==> flow/design.v <==
`default_nettype none
module organ_tone (
    input  logic        clk,
    input  logic        rst,
    input  logic [3:0]  SW,
    output logic        tone,
    output logic [15:0] lcd_freq
);
logic newclock;  
logic reset;  
logic [31:0]d;  
logic [31:0]desiredfreq;  
logic [23:0] LcdDisplay;  
logic [31:0] ScopeInfoB;  
getdesiredfreq getfreq (.clk(clk), .SW(SW[3:1]),.desiredfreq(desiredfreq),
.LcdDisplay(LcdDisplay),.LcdinfoDisplay(lcd_freq),.ScopeInfoB(ScopeInfoB));
counter counter1(.clk(clk), .reset(reset | rst), .Q(d));
clockdiv clockdiv1(.d(d),.desiredfreq(desiredfreq),.clk(clk),.rst(rst),.reset(reset),.newclock(newclock));
mux2 mux (.a(newclock), .b(1'b0),.sel(SW[0]),.out(tone));
endmodule
module counter(input logic clk, input logic reset, output logic [31:0] Q);
always_ff @ (posedge (clk))
begin 
	if (reset)
		begin
		Q<=32'b1;
		end
	else
		Q<=Q+32'b1;
end
endmodule
module clockdiv (input logic [31:0] d,input logic [31:0] desiredfreq,input logic clk, input logic rst, output logic reset, output logic newclock);
always_ff @ (posedge (clk))
begin
	if (rst)
		begin
		newclock<=1'b0;
		reset<=1'b0;
		end
	else if (d==((32'd25000000/(desiredfreq))-32'd1))
		begin
		newclock<=1'b1;
		end
	else if (d>=((32'd50000000/(desiredfreq))-32'b1))
		begin
		newclock<=1'b0;
		reset<=1'b1;
		end
	else
		begin
		newclock<= newclock;
		reset<=1'b0;
		end
end
endmodule
module getdesiredfreq (
input logic clk, 
input logic [2:0] SW,
output logic [31:0] desiredfreq, 
output logic [23:0] LcdDisplay,
output logic [15:0] LcdinfoDisplay,
output logic [31:0] ScopeInfoB);
parameter character_0 =8'h30;
parameter character_1 =8'h31;
parameter character_2 =8'h32;
parameter character_3 =8'h33;
parameter character_4 =8'h34;
parameter character_5 =8'h35;
parameter character_6 =8'h36;
parameter character_7 =8'h37;
parameter character_8 =8'h38;
parameter character_9 =8'h39;
parameter character_A =8'h41;
parameter character_B =8'h42;
parameter character_C =8'h43;
parameter character_D =8'h44;
parameter character_E =8'h45;
parameter character_F =8'h46;
parameter character_G =8'h47;
parameter character_H =8'h48;
parameter character_I =8'h49;
parameter character_J =8'h4A;
parameter character_K =8'h4B;
parameter character_L =8'h4C;
parameter character_M =8'h4D;
parameter character_N =8'h4E;
parameter character_O =8'h4F;
parameter character_P =8'h50;
parameter character_Q =8'h51;
parameter character_R =8'h52;
parameter character_S =8'h53;
parameter character_T =8'h54;
parameter character_U =8'h55;
parameter character_V =8'h56;
parameter character_W =8'h57;
parameter character_X =8'h58;
parameter character_Y =8'h59;
parameter character_Z =8'h5A;
parameter character_lowercase_a= 8'h61;
parameter character_lowercase_b= 8'h62;
parameter character_lowercase_c= 8'h63;
parameter character_lowercase_d= 8'h64;
parameter character_lowercase_e= 8'h65;
parameter character_lowercase_f= 8'h66;
parameter character_lowercase_g= 8'h67;
parameter character_lowercase_h= 8'h68;
parameter character_lowercase_i= 8'h69;
parameter character_lowercase_j= 8'h6A;
parameter character_lowercase_k= 8'h6B;
parameter character_lowercase_l= 8'h6C;
parameter character_lowercase_m= 8'h6D;
parameter character_lowercase_n= 8'h6E;
parameter character_lowercase_o= 8'h6F;
parameter character_lowercase_p= 8'h70;
parameter character_lowercase_q= 8'h71;
parameter character_lowercase_r= 8'h72;
parameter character_lowercase_s= 8'h73;
parameter character_lowercase_t= 8'h74;
parameter character_lowercase_u= 8'h75;
parameter character_lowercase_v= 8'h76;
parameter character_lowercase_w= 8'h77;
parameter character_lowercase_x= 8'h78;
parameter character_lowercase_y= 8'h79;
parameter character_lowercase_z= 8'h7A;
parameter character_colon = 8'h3A;           
parameter character_stop = 8'h2E;            
parameter character_semi_colon = 8'h3B;    
parameter character_minus = 8'h2D;          
parameter character_divide = 8'h2F;          
parameter character_plus = 8'h2B;           
parameter character_comma = 8'h2C;           
parameter character_less_than = 8'h3C;     
parameter character_greater_than = 8'h3E;  
parameter character_equals = 8'h3D;          
parameter character_question = 8'h3F;       
parameter character_dollar = 8'h24;          
parameter character_space=8'h20;            
parameter character_exclaim=8'h21;           
always_comb
	case(SW[2:0])
	3'b000: 
		begin
		desiredfreq=32'd523; 
		LcdDisplay={character_D,character_O,character_space}; 
		LcdinfoDisplay=16'h0523;
		ScopeInfoB={character_S,character_0,character_0,character_0};
		end
	3'b001: 
		begin 
		desiredfreq=32'd587; 
		LcdDisplay={character_R,character_E,character_space}; 
		LcdinfoDisplay=16'h0587;
		ScopeInfoB={character_S,character_0,character_0,character_1};
		end
	3'b010: 
		begin 
		desiredfreq=32'd659; 
		LcdDisplay={character_M, character_E,character_space}; 
		LcdinfoDisplay=16'h0659;
		ScopeInfoB={character_S,character_0,character_1,character_0};
		end
	3'b011: 
		begin 
		desiredfreq=32'd698; 
		LcdDisplay={character_F, character_A,character_space}; 
		LcdinfoDisplay=16'h0698;
		ScopeInfoB={character_S,character_0,character_1,character_1};
		end
	3'b100: 
		begin 
		desiredfreq=32'd783; 
		LcdDisplay={character_S, character_O,character_space}; 
		LcdinfoDisplay=16'h0783;
		ScopeInfoB={character_S,character_1,character_0,character_0};
		end
	3'b101: 
		begin 
		desiredfreq=32'd880; 
		LcdDisplay={character_L, character_A,character_space}; 
		LcdinfoDisplay=16'h0880;
		ScopeInfoB={character_S,character_1,character_0,character_1};
		end
	3'b110: 
		begin 
		desiredfreq=32'd987; 
		LcdDisplay={character_T, character_I,character_space};
		LcdinfoDisplay=16'h0987;
		ScopeInfoB={character_S,character_1,character_1,character_0};
		end
	3'b111: 
		begin 
		desiredfreq=32'd1046; 
		LcdDisplay={character_D, character_O, character_2};
		LcdinfoDisplay=16'h1046;
		ScopeInfoB={character_S,character_1,character_1,character_1};
		end
	default:
		begin 
		desiredfreq=32'd1000; 
		LcdDisplay={character_N, character_O,character_space};		
		LcdinfoDisplay=16'h1000;
		ScopeInfoB={character_S,character_lowercase_z,character_lowercase_z,character_lowercase_z};
		end 
	endcase
endmodule
module mux2 (input logic a, input logic b, input logic sel, output logic out);
assign out=sel?a:b;
endmodule
Hand-over note for organ_tone

**Reports on organ_tone**

Tool output for the design above before and after an edit, in the order of the flow.
"unedited" refers to lines of the RTL above, "edited" to lines of the edited file.
"difference": "edited" minus "unedited" as printed here.
Cell names lack the library's common part.
The mark -- stands for no value.

- Top module: organ_tone
- Clock port: clk
- Library: sky130hd
- Library corner: tt_025C_1v80

**The edit**

The edit as a unified diff against the file above.
A script made this edit; it was not meant as an optimisation.

```diff
@@ -30,5 +30,5 @@
 end
 endmodule
-module clockdiv (input logic [31:0] d,input logic [31:0] desiredfreq,input logic clk, input logic rst, output logic reset, output logic newclock);
+module clockdiv (input logic [31:0] d,input logic [39:0] desiredfreq,input logic clk, input logic rst, output logic reset, output logic newclock);
 always_ff @ (posedge (clk))
 begin
```

**Elaborated design**

Yosys after proc, flatten, opt, wreduce and memory -nomap, before mapping. Memory bits, and registers merged into a memory's read port (data or address), are not among the register bits. Print and check cells are not counted. Equal cells are merged and count once.
Memory sizes are those after Yosys's memory passes, which may raise the word count (mostly to a power of two), join words into wider ones and drop unused or constant bits.

Operators by class:

| element | unedited | edited | difference |
|---|---|---|---|
| $add $sub $neg | 3 | 3 | 0 |
| $mul | 0 | 0 | 0 |
| div/mod/pow operators | 2 | 2 | 0 |
| magnitude comparators | 1 | 1 | 0 |
| eq/ne operators | 1 | 1 | 0 |
| shift-type cells | 0 | 0 | 0 |
| multiplexer cells | 4 | 4 | 0 |
| bitwise logic cells | 1 | 1 | 0 |
| reductions and logical operators | 1 | 1 | 0 |

Operators by type and width:

| cell | unedited | edited | difference |
|---|---|---|---|
| subtractor 32 x 1 -> 32 bit with constant B | 2 | 0 | -2 |
| subtractor 40 x 1 -> 40 bit with constant B | 0 | 2 | +2 |
| divider 25 x 32 -> 32 bit with constant A | 1 | 0 | -1 |
| divider 26 x 32 -> 32 bit with constant A | 1 | 0 | -1 |
| == test 32 bit | 1 | 0 | -1 |
| >= comparator 32 bit | 1 | 0 | -1 |
| divider 25 x 32 -> 40 bit with constant A | 0 | 1 | +1 |
| divider 26 x 32 -> 40 bit with constant A | 0 | 1 | +1 |
| == test 32 x 40 -> 1 bit | 0 | 1 | +1 |
| >= comparator 32 x 40 -> 1 bit | 0 | 1 | +1 |
| 2-to-1 mux 1 bit | 4 | 4 | 0 |
| adder 32 x 1 -> 32 bit with constant B | 1 | 1 | 0 |
| OR 1 bit | 1 | 1 | 0 |
| nonzero test 2 bit | 1 | 1 | 0 |

Word-level totals:

| element | unedited | edited | difference |
|---|---|---|---|
| register bits after elaboration | 34 | 34 | 0 |
| latch bits | 0 | 0 | 0 |
| RAM bits | 0 | 0 | 0 |
| bits in read-only memories | 296 | 296 | 0 |
| word width x clocked read ports | 0 | 0 | 0 |
| memories kept | 1 | 1 | 0 |
| input bits | 6 | 6 | 0 |
| output and inout bits | 17 | 17 | 0 |
| elaborated cells | 17 | 17 | 0 |

Memory list:

| element | unedited | edited |
|---|---|---|
| shape (words x width / read and write ports) | 8x37 r1 w0 | 8x37 r1 w0 |

**Logic depth**

Yosys ltp: most cells in a row. Word level: on the elaborated netlist, between registers, memories and ports. Mapped: between sequential cells and ports; inverters and the memories' decode and read muxes count.

Logic depth:

| element | unedited | edited | difference |
|---|---|---|---|
| depth after elaboration | 5 | 5 | 0 |
| ABC_AREA | 0 | 0 | -- |
| gate-level depth with buffers | 389 | 544 | +155 |
| depth with buffers taken out | 353 | 483 | +130 |

**Mapped cells and area**

Yosys stat after the flow's synthesis: flattened, memories mapped to cells. It holds for the ABC_AREA given above (unset counts as 0); a run with the other value may have another netlist.

Cell types:

| cell type | unedited | edited | difference |
|---|---|---|---|
| nor2_1 | 719 | 1041 | +322 |
| nand2_1 | 634 | 948 | +314 |
| a21oi_1 | 568 | 810 | +242 |
| xnor2_1 | 372 | 607 | +235 |
| nand3_1 | 225 | 389 | +164 |
| xor2_1 | 180 | 313 | +133 |
| a21o_1 | 163 | 283 | +120 |
| o21ai_0 | 425 | 542 | +117 |
| nor3_1 | 242 | 358 | +116 |
| clkbuf_1 | 125 | 233 | +108 |
| inv_1 | 158 | 258 | +100 |
| nand4_1 | 125 | 224 | +99 |
| ha_1 | 467 | 563 | +96 |
| nand2b_1 | 109 | 197 | +88 |
| and2_1 | 92 | 177 | +85 |
| and3_1 | 89 | 171 | +82 |
| o31ai_1 | 73 | 145 | +72 |
| or3_1 | 81 | 149 | +68 |

Not every row of either side is listed.

Mapped netlist:

| element | unedited | edited | difference |
|---|---|---|---|
| cell count | 7299 | 10797 | +3498 |
| chip area (Yosys) (um^2) | 51262.9 | 72444.5 | +21181.6 |
| sequential area (um^2) | 680.7 | 680.7 | 0.0 |
| flip-flop cells | 34 | 34 | 0 |
| buffers | 293 | 466 | +173 |

The figures by module come from a second, unflattened synthesis with its own total; it is not the netlist above.

Unflattened totals:

| element | unedited | edited | difference |
|---|---|---|---|
| cell total of the unflattened synthesis | 9815 | 14461 | +4646 |
| area total of the unflattened synthesis (um^2) | 66117.2 | 95434.0 | +29316.8 |

Each row is one instance without its submodules.

By module, unedited:

| module | instances | cells | area (um^2) | seq. area (um^2) |
|---|---|---|---|---|
| clockdiv | 1 | 9517 | 63716.1 | 40.0 |
| counter | 1 | 168 | 1477.7 | 640.6 |
| getdesiredfreq | 1 | 127 | 898.4 | 0.0 |
| mux2 | 1 | 1 | 15.0 | 0.0 |
| organ_tone | 1 | 2 | 10.0 | 0.0 |

By module, edited:

| module | instances | cells | area (um^2) | seq. area (um^2) |
|---|---|---|---|---|
| clockdiv | 1 | 14163 | 93033.0 | 40.0 |
| counter | 1 | 168 | 1477.7 | 640.6 |
| getdesiredfreq | 1 | 127 | 898.4 | 0.0 |
| mux2 | 1 | 1 | 15.0 | 0.0 |
| organ_tone | 1 | 2 | 10.0 | 0.0 |

**Path before layout**

Source: OpenSTA report_checks on the synthesized netlist (no wires, ideal clock, input and output delay 20% of the period each), path of least setup slack; recovery checks are left aside. Register names are those of the netlist, which keeps one name where synthesis merged equal registers.

Timing post-synthesis:

| element | unedited | edited | difference |
|---|---|---|---|
| path kind | input to register | input to register | -- |
| from | input SW[3] | input SW[3] | -- |
| to | register clockdiv1.newclock | register clockdiv1.reset | -- |
| period (ns) | 100.0 | 100.0 | 0.0 |
| input delay (ns) | 20.000 | 20.000 | 0.000 |
| setup time (ns) | 0.117 | 0.117 | 0.000 |
| launch time at the first pin (ns) | 20.000 | 20.000 | 0.000 |
| data arrival time (ns) | 88.132 | 119.274 | +31.142 |
| required time (ns) | 99.883 | 99.883 | 0.000 |
| setup slack (ns) | 11.751 | -19.390 | -31.141 |
| delay of the path (ns) | 68.249 | 99.391 | +31.142 |
| stages | 345 | 510 | +165 |
| buffers on the path | 47 | 69 | +22 |
| synthesis period reached (ns) | 88.249 | 119.39 | +31.141 |

"delay of the path" is the arrival time less input delay plus setup time.
"stages" counts driving pins, that of a launching flip-flop among them; a cell with two outputs on the path counts twice.
"synthesis period reached" = period - worst setup slack (recovery checks aside). The figure is calculated, with input and output delays left at 20% of the set period.
The rows between start and end are the longest chain of elaborated cells between them; the timing report does not say that the signal goes this way. Where chains are equally long, one stands for them.
Each line given opens the expression or statement behind the cell; cells for indexed reads and writes are added by Yosys, which also makes memories of some case tables.
A memory read counts as a cell of the chain, while the word-level depth stops at memories.
At most two assigning lines are given for a register; there are more.

Between the ends, post-synthesis, unedited:
- Cell sequence: buf_6 buf_12 buf_12 clkbuf_4 buf_2 buf_1 buf_1 nand2b_1 ha_1 inv_1 o21ba_2 nor3_1 ha_1 o21a_1 o2bb2ai_1 nor3_1 or2_2 ha_1 (+309 left out) a21o_1 a21oi_1 o2111ai_1 nor2_1 o31ai_1 a2111oi_1 nand4_1 inv_1 ha_1 nand2_1 or3_1 clkbuf_1 o21ai_0 a21oi_1 o311ai_0 a21oi_1 a22oi_1 nor2_1
- Length of the longest elaborated chain: 6
- Elaborated cells on any way between the ends: 10
- Source lines of those cells: 3
- Those cells by class: add/sub: 2; div: 2; compare: 1; eq/ne: 1; mux: 2; reduce/logical: 1; memory: 1

Ends and longest elaborated chain, post-synthesis, unedited:

| element | line | RTL |
|---|---|---|
| start, declared | 5 | `input  logic [3:0]  SW,` |
| memory read (8 x 37 bit) | 140 | `case(SW[2:0])` |
| divider 26 x 32 -> 32 bit | 44 | `else if (d>=((32'd50000000/(desiredfreq))-32'b1))` |
| subtractor 32 x 1 -> 32 bit | 44 |  |
| >= comparator 32 bit | 44 |  |
| 2-to-1 mux 1 bit | 44 |  |
| 2-to-1 mux 1 bit | 40 | `else if (d==((32'd25000000/(desiredfreq))-32'd1))` |
| end, assigned | 42 | `newclock<=1'b1;` |
| end, assigned | 51 | `newclock<= newclock;` |
| end, declared | 32 | `module clockdiv (input logic [31:0] d,input logic [31:0] desiredfreq,input logic clk, input logic rst, output ...` |

Between the ends, post-synthesis, edited:
- Cell sequence: buf_4 clkbuf_1 clkbuf_1 buf_1 nand2b_1 ha_1 o221ai_1 nor3_1 ha_1 o21a_1 o22ai_2 nor2_1 mux2_2 ha_1 or3_1 o221ai_1 a21o_1 buf_2 (+474 left out) o21ai_0 a21o_1 a21oi_1 o2111ai_1 a2111oi_0 o2111ai_1 nor4_1 o2111ai_1 nor4_2 ha_1 xnor2_1 nor4_1 nand4_1 nor4_1 nand3_1 nor4b_1 a21bo_1 a21oi_1
- Length of the longest elaborated chain: 5
- Elaborated cells on any way between the ends: 8
- Source lines of those cells: 3
- Those cells by class: add/sub: 2; div: 2; compare: 1; eq/ne: 1; mux: 1; memory: 1

Ends and longest elaborated chain, post-synthesis, edited:

| element | line | RTL |
|---|---|---|
| start, declared | 5 | `input  logic [3:0]  SW,` |
| memory read (8 x 37 bit) | 140 | `case(SW[2:0])` |
| divider 26 x 32 -> 40 bit | 44 | `else if (d>=((32'd50000000/(desiredfreq))-32'b1))` |
| subtractor 40 x 1 -> 40 bit | 44 |  |
| >= comparator 32 x 40 -> 1 bit | 44 |  |
| 2-to-1 mux 1 bit | 44 |  |
| end, assigned | 38 | `reset<=1'b0;` |
| end, assigned | 47 | `reset<=1'b1;` |
| end, declared | 32 | `module clockdiv (input logic [31:0] d,input logic [39:0] desiredfreq,input logic clk, input logic rst, output ...` |

**Timing after layout**

Path of least setup slack in the final report of each run of pair A (OpenROAD, finished layout, wires in). Where an end is a register, its clock arrival counts in the times.

Timing post-layout:

| element | unedited | edited | difference |
|---|---|---|---|
| path kind | input to register | input to register | -- |
| from | input SW[1] | input SW[2] | -- |
| to | register clockdiv1.reset | register clockdiv1.reset | -- |
| period (ns) | 97.1 | 97.1 | 0.0 |
| input delay (ns) | 19.42 | 19.42 | 0.00 |
| setup time (ns) | 0.14 | 0.11 | -0.03 |
| launch time at the first pin (ns) | 19.42 | 19.42 | 0.00 |
| data arrival time (ns) | 92.77 | 101.73 | +8.96 |
| required time (ns) | 97.25 | 97.27 | +0.02 |
| setup slack (ns) | 4.48 | -4.46 | -8.94 |
| stages | 327 | 481 | +154 |
| buffers on the path | 6 | 51 | +45 |

The rows between start and end are the longest chain of elaborated cells between them; the timing report does not say that the signal goes this way. Where chains are equally long, one stands for them.
A memory read counts as a cell of the chain, while the word-level depth stops at memories.
At most two assigning lines are given for a register; there are more.

Between the ends, post-layout, unedited:
- Cell sequence: buf_2 buf_4 mux2_8 xnor2_1 nor3_1 ha_1 o21a_1 o2bb2ai_1 nor3_1 or2_2 ha_1 o21ai_0 o31ai_4 nor4_1 or2_2 ha_1 or3_1 o22ai_2 (+291 left out) o21ai_0 nand2b_1 a21oi_1 nor2b_1 o21ai_0 nand2b_1 a21oi_1 nor2b_1 o21ai_0 nand2b_1 a21oi_1 nor2b_1 o21ai_0 nand2b_1 a21oi_1 o21ai_0 a31oi_1 a311oi_1
- Length of the longest elaborated chain: 5
- Elaborated cells on any way between the ends: 8
- Source lines of those cells: 3
- Those cells by class: add/sub: 2; div: 2; compare: 1; eq/ne: 1; mux: 1; memory: 1

Ends and longest elaborated chain, post-layout, unedited:

| element | line | RTL |
|---|---|---|
| start, declared | 5 | `input  logic [3:0]  SW,` |
| memory read (8 x 37 bit) | 140 | `case(SW[2:0])` |
| divider 26 x 32 -> 32 bit | 44 | `else if (d>=((32'd50000000/(desiredfreq))-32'b1))` |
| subtractor 32 x 1 -> 32 bit | 44 |  |
| >= comparator 32 bit | 44 |  |
| 2-to-1 mux 1 bit | 44 |  |
| end, assigned | 38 | `reset<=1'b0;` |
| end, assigned | 47 | `reset<=1'b1;` |
| end, declared | 32 | `module clockdiv (input logic [31:0] d,input logic [31:0] desiredfreq,input logic clk, input logic rst, output ...` |

Between the ends, post-layout, edited:
- Cell sequence: dlymetal6s2s_1 buf_6 buf_4 ha_2 and4bb_2 nand3_4 nor3_4 ha_4 o21a_1 o22ai_4 nor2_2 mux2_4 ha_4 or3_4 o221ai_4 a21o_1 mux2i_2 o21ai_2 (+445 left out) and3_4 nand4b_1 buf_4 o21ai_2 ha_1 nor2b_1 o21ai_1 nand2b_1 a21oi_2 nor2b_1 o21ai_1 nand2b_1 a21oi_2 a21oi_4 a2111oi_4 nor4b_2 a21bo_1 a21oi_2
- Length of the longest elaborated chain: 5
- Elaborated cells on any way between the ends: 8
- Source lines of those cells: 3
- Those cells by class: add/sub: 2; div: 2; compare: 1; eq/ne: 1; mux: 1; memory: 1

Ends and longest elaborated chain, post-layout, edited:

| element | line | RTL |
|---|---|---|
| start, declared | 5 | `input  logic [3:0]  SW,` |
| memory read (8 x 37 bit) | 140 | `case(SW[2:0])` |
| divider 26 x 32 -> 40 bit | 44 | `else if (d>=((32'd50000000/(desiredfreq))-32'b1))` |
| subtractor 40 x 1 -> 40 bit | 44 |  |
| >= comparator 32 x 40 -> 1 bit | 44 |  |
| 2-to-1 mux 1 bit | 44 |  |
| end, assigned | 38 | `reset<=1'b0;` |
| end, assigned | 47 | `reset<=1'b1;` |
| end, declared | 32 | `module clockdiv (input logic [31:0] d,input logic [39:0] desiredfreq,input logic clk, input logic rst, output ...` |

**Flow runs**

Runs of the flow (Yosys, OpenROAD) on both versions; the two runs of a pair have the same settings. The constraints put input and output delay at 20% of the set period each and load the outputs with 0.01 pF.

Settings, pair A:
- CORE_UTILIZATION: 40
- period_ns: 97.1
- CAP_MARGIN: 20
- CORE_MARGIN: 2
- SLEW_MARGIN: 20

Results, pair A:

| element | unedited | edited | difference |
|---|---|---|---|
| chip area after synthesis (Yosys) (um^2) | 51262.9 | 72444.5 | +21181.6 |
| die outline area (um^2) | 131037.0 | 184530.0 | +53493.0 |
| standard-cell area of the final layout (um^2) | 53196.0 | 119323.0 | +66127.0 |
| utilization (%) | 41.8 | 66.2 | +24.4 |
| worst setup slack after layout (ns) | 4.478 | -4.462 | -8.940 |
| setup total negative slack (ns) | 0.000 | -8.895 | -8.895 |
| lowest hold slack (ns) | 0.476 | 0.505 | +0.029 |
| achieved period (ns) | 92.622 | 101.562 | +8.940 |

Settings, pair B:
- ABC_AREA: 1
- CAP_MARGIN: 40
- CORE_ASPECT_RATIO: 0.87
- CORE_UTILIZATION: 29
- CTS_CLUSTER_DIAMETER: 56
- PLACE_DENSITY_LB_ADDON: 0.23
- TNS_END_PERCENT: 75
- period_ns: 57.0
- CORE_MARGIN: 2
- SLEW_MARGIN: 20

Results, pair B:

| element | unedited | edited | difference |
|---|---|---|---|
| chip area after synthesis (Yosys) (um^2) | 54141.9 | 82780.6 | +28638.7 |
| die outline area (um^2) | 190176.0 | 289752.0 | +99576.0 |
| standard-cell area of the final layout (um^2) | 85699.7 | 131497.0 | +45797.3 |
| utilization (%) | 46.3 | 46.4 | +0.1 |
| worst setup slack after layout (ns) | -1.432 | -17.934 | -16.502 |
| setup total negative slack (ns) | -2.847 | -35.861 | -33.014 |
| lowest hold slack (ns) | 0.448 | 0.459 | +0.011 |
| achieved period (ns) | 58.432 | 74.934 | +16.502 |

"achieved period" means the clock period less the worst setup slack. The figure is calculated, with input and output delays left at 20% of the set period.

End of note.
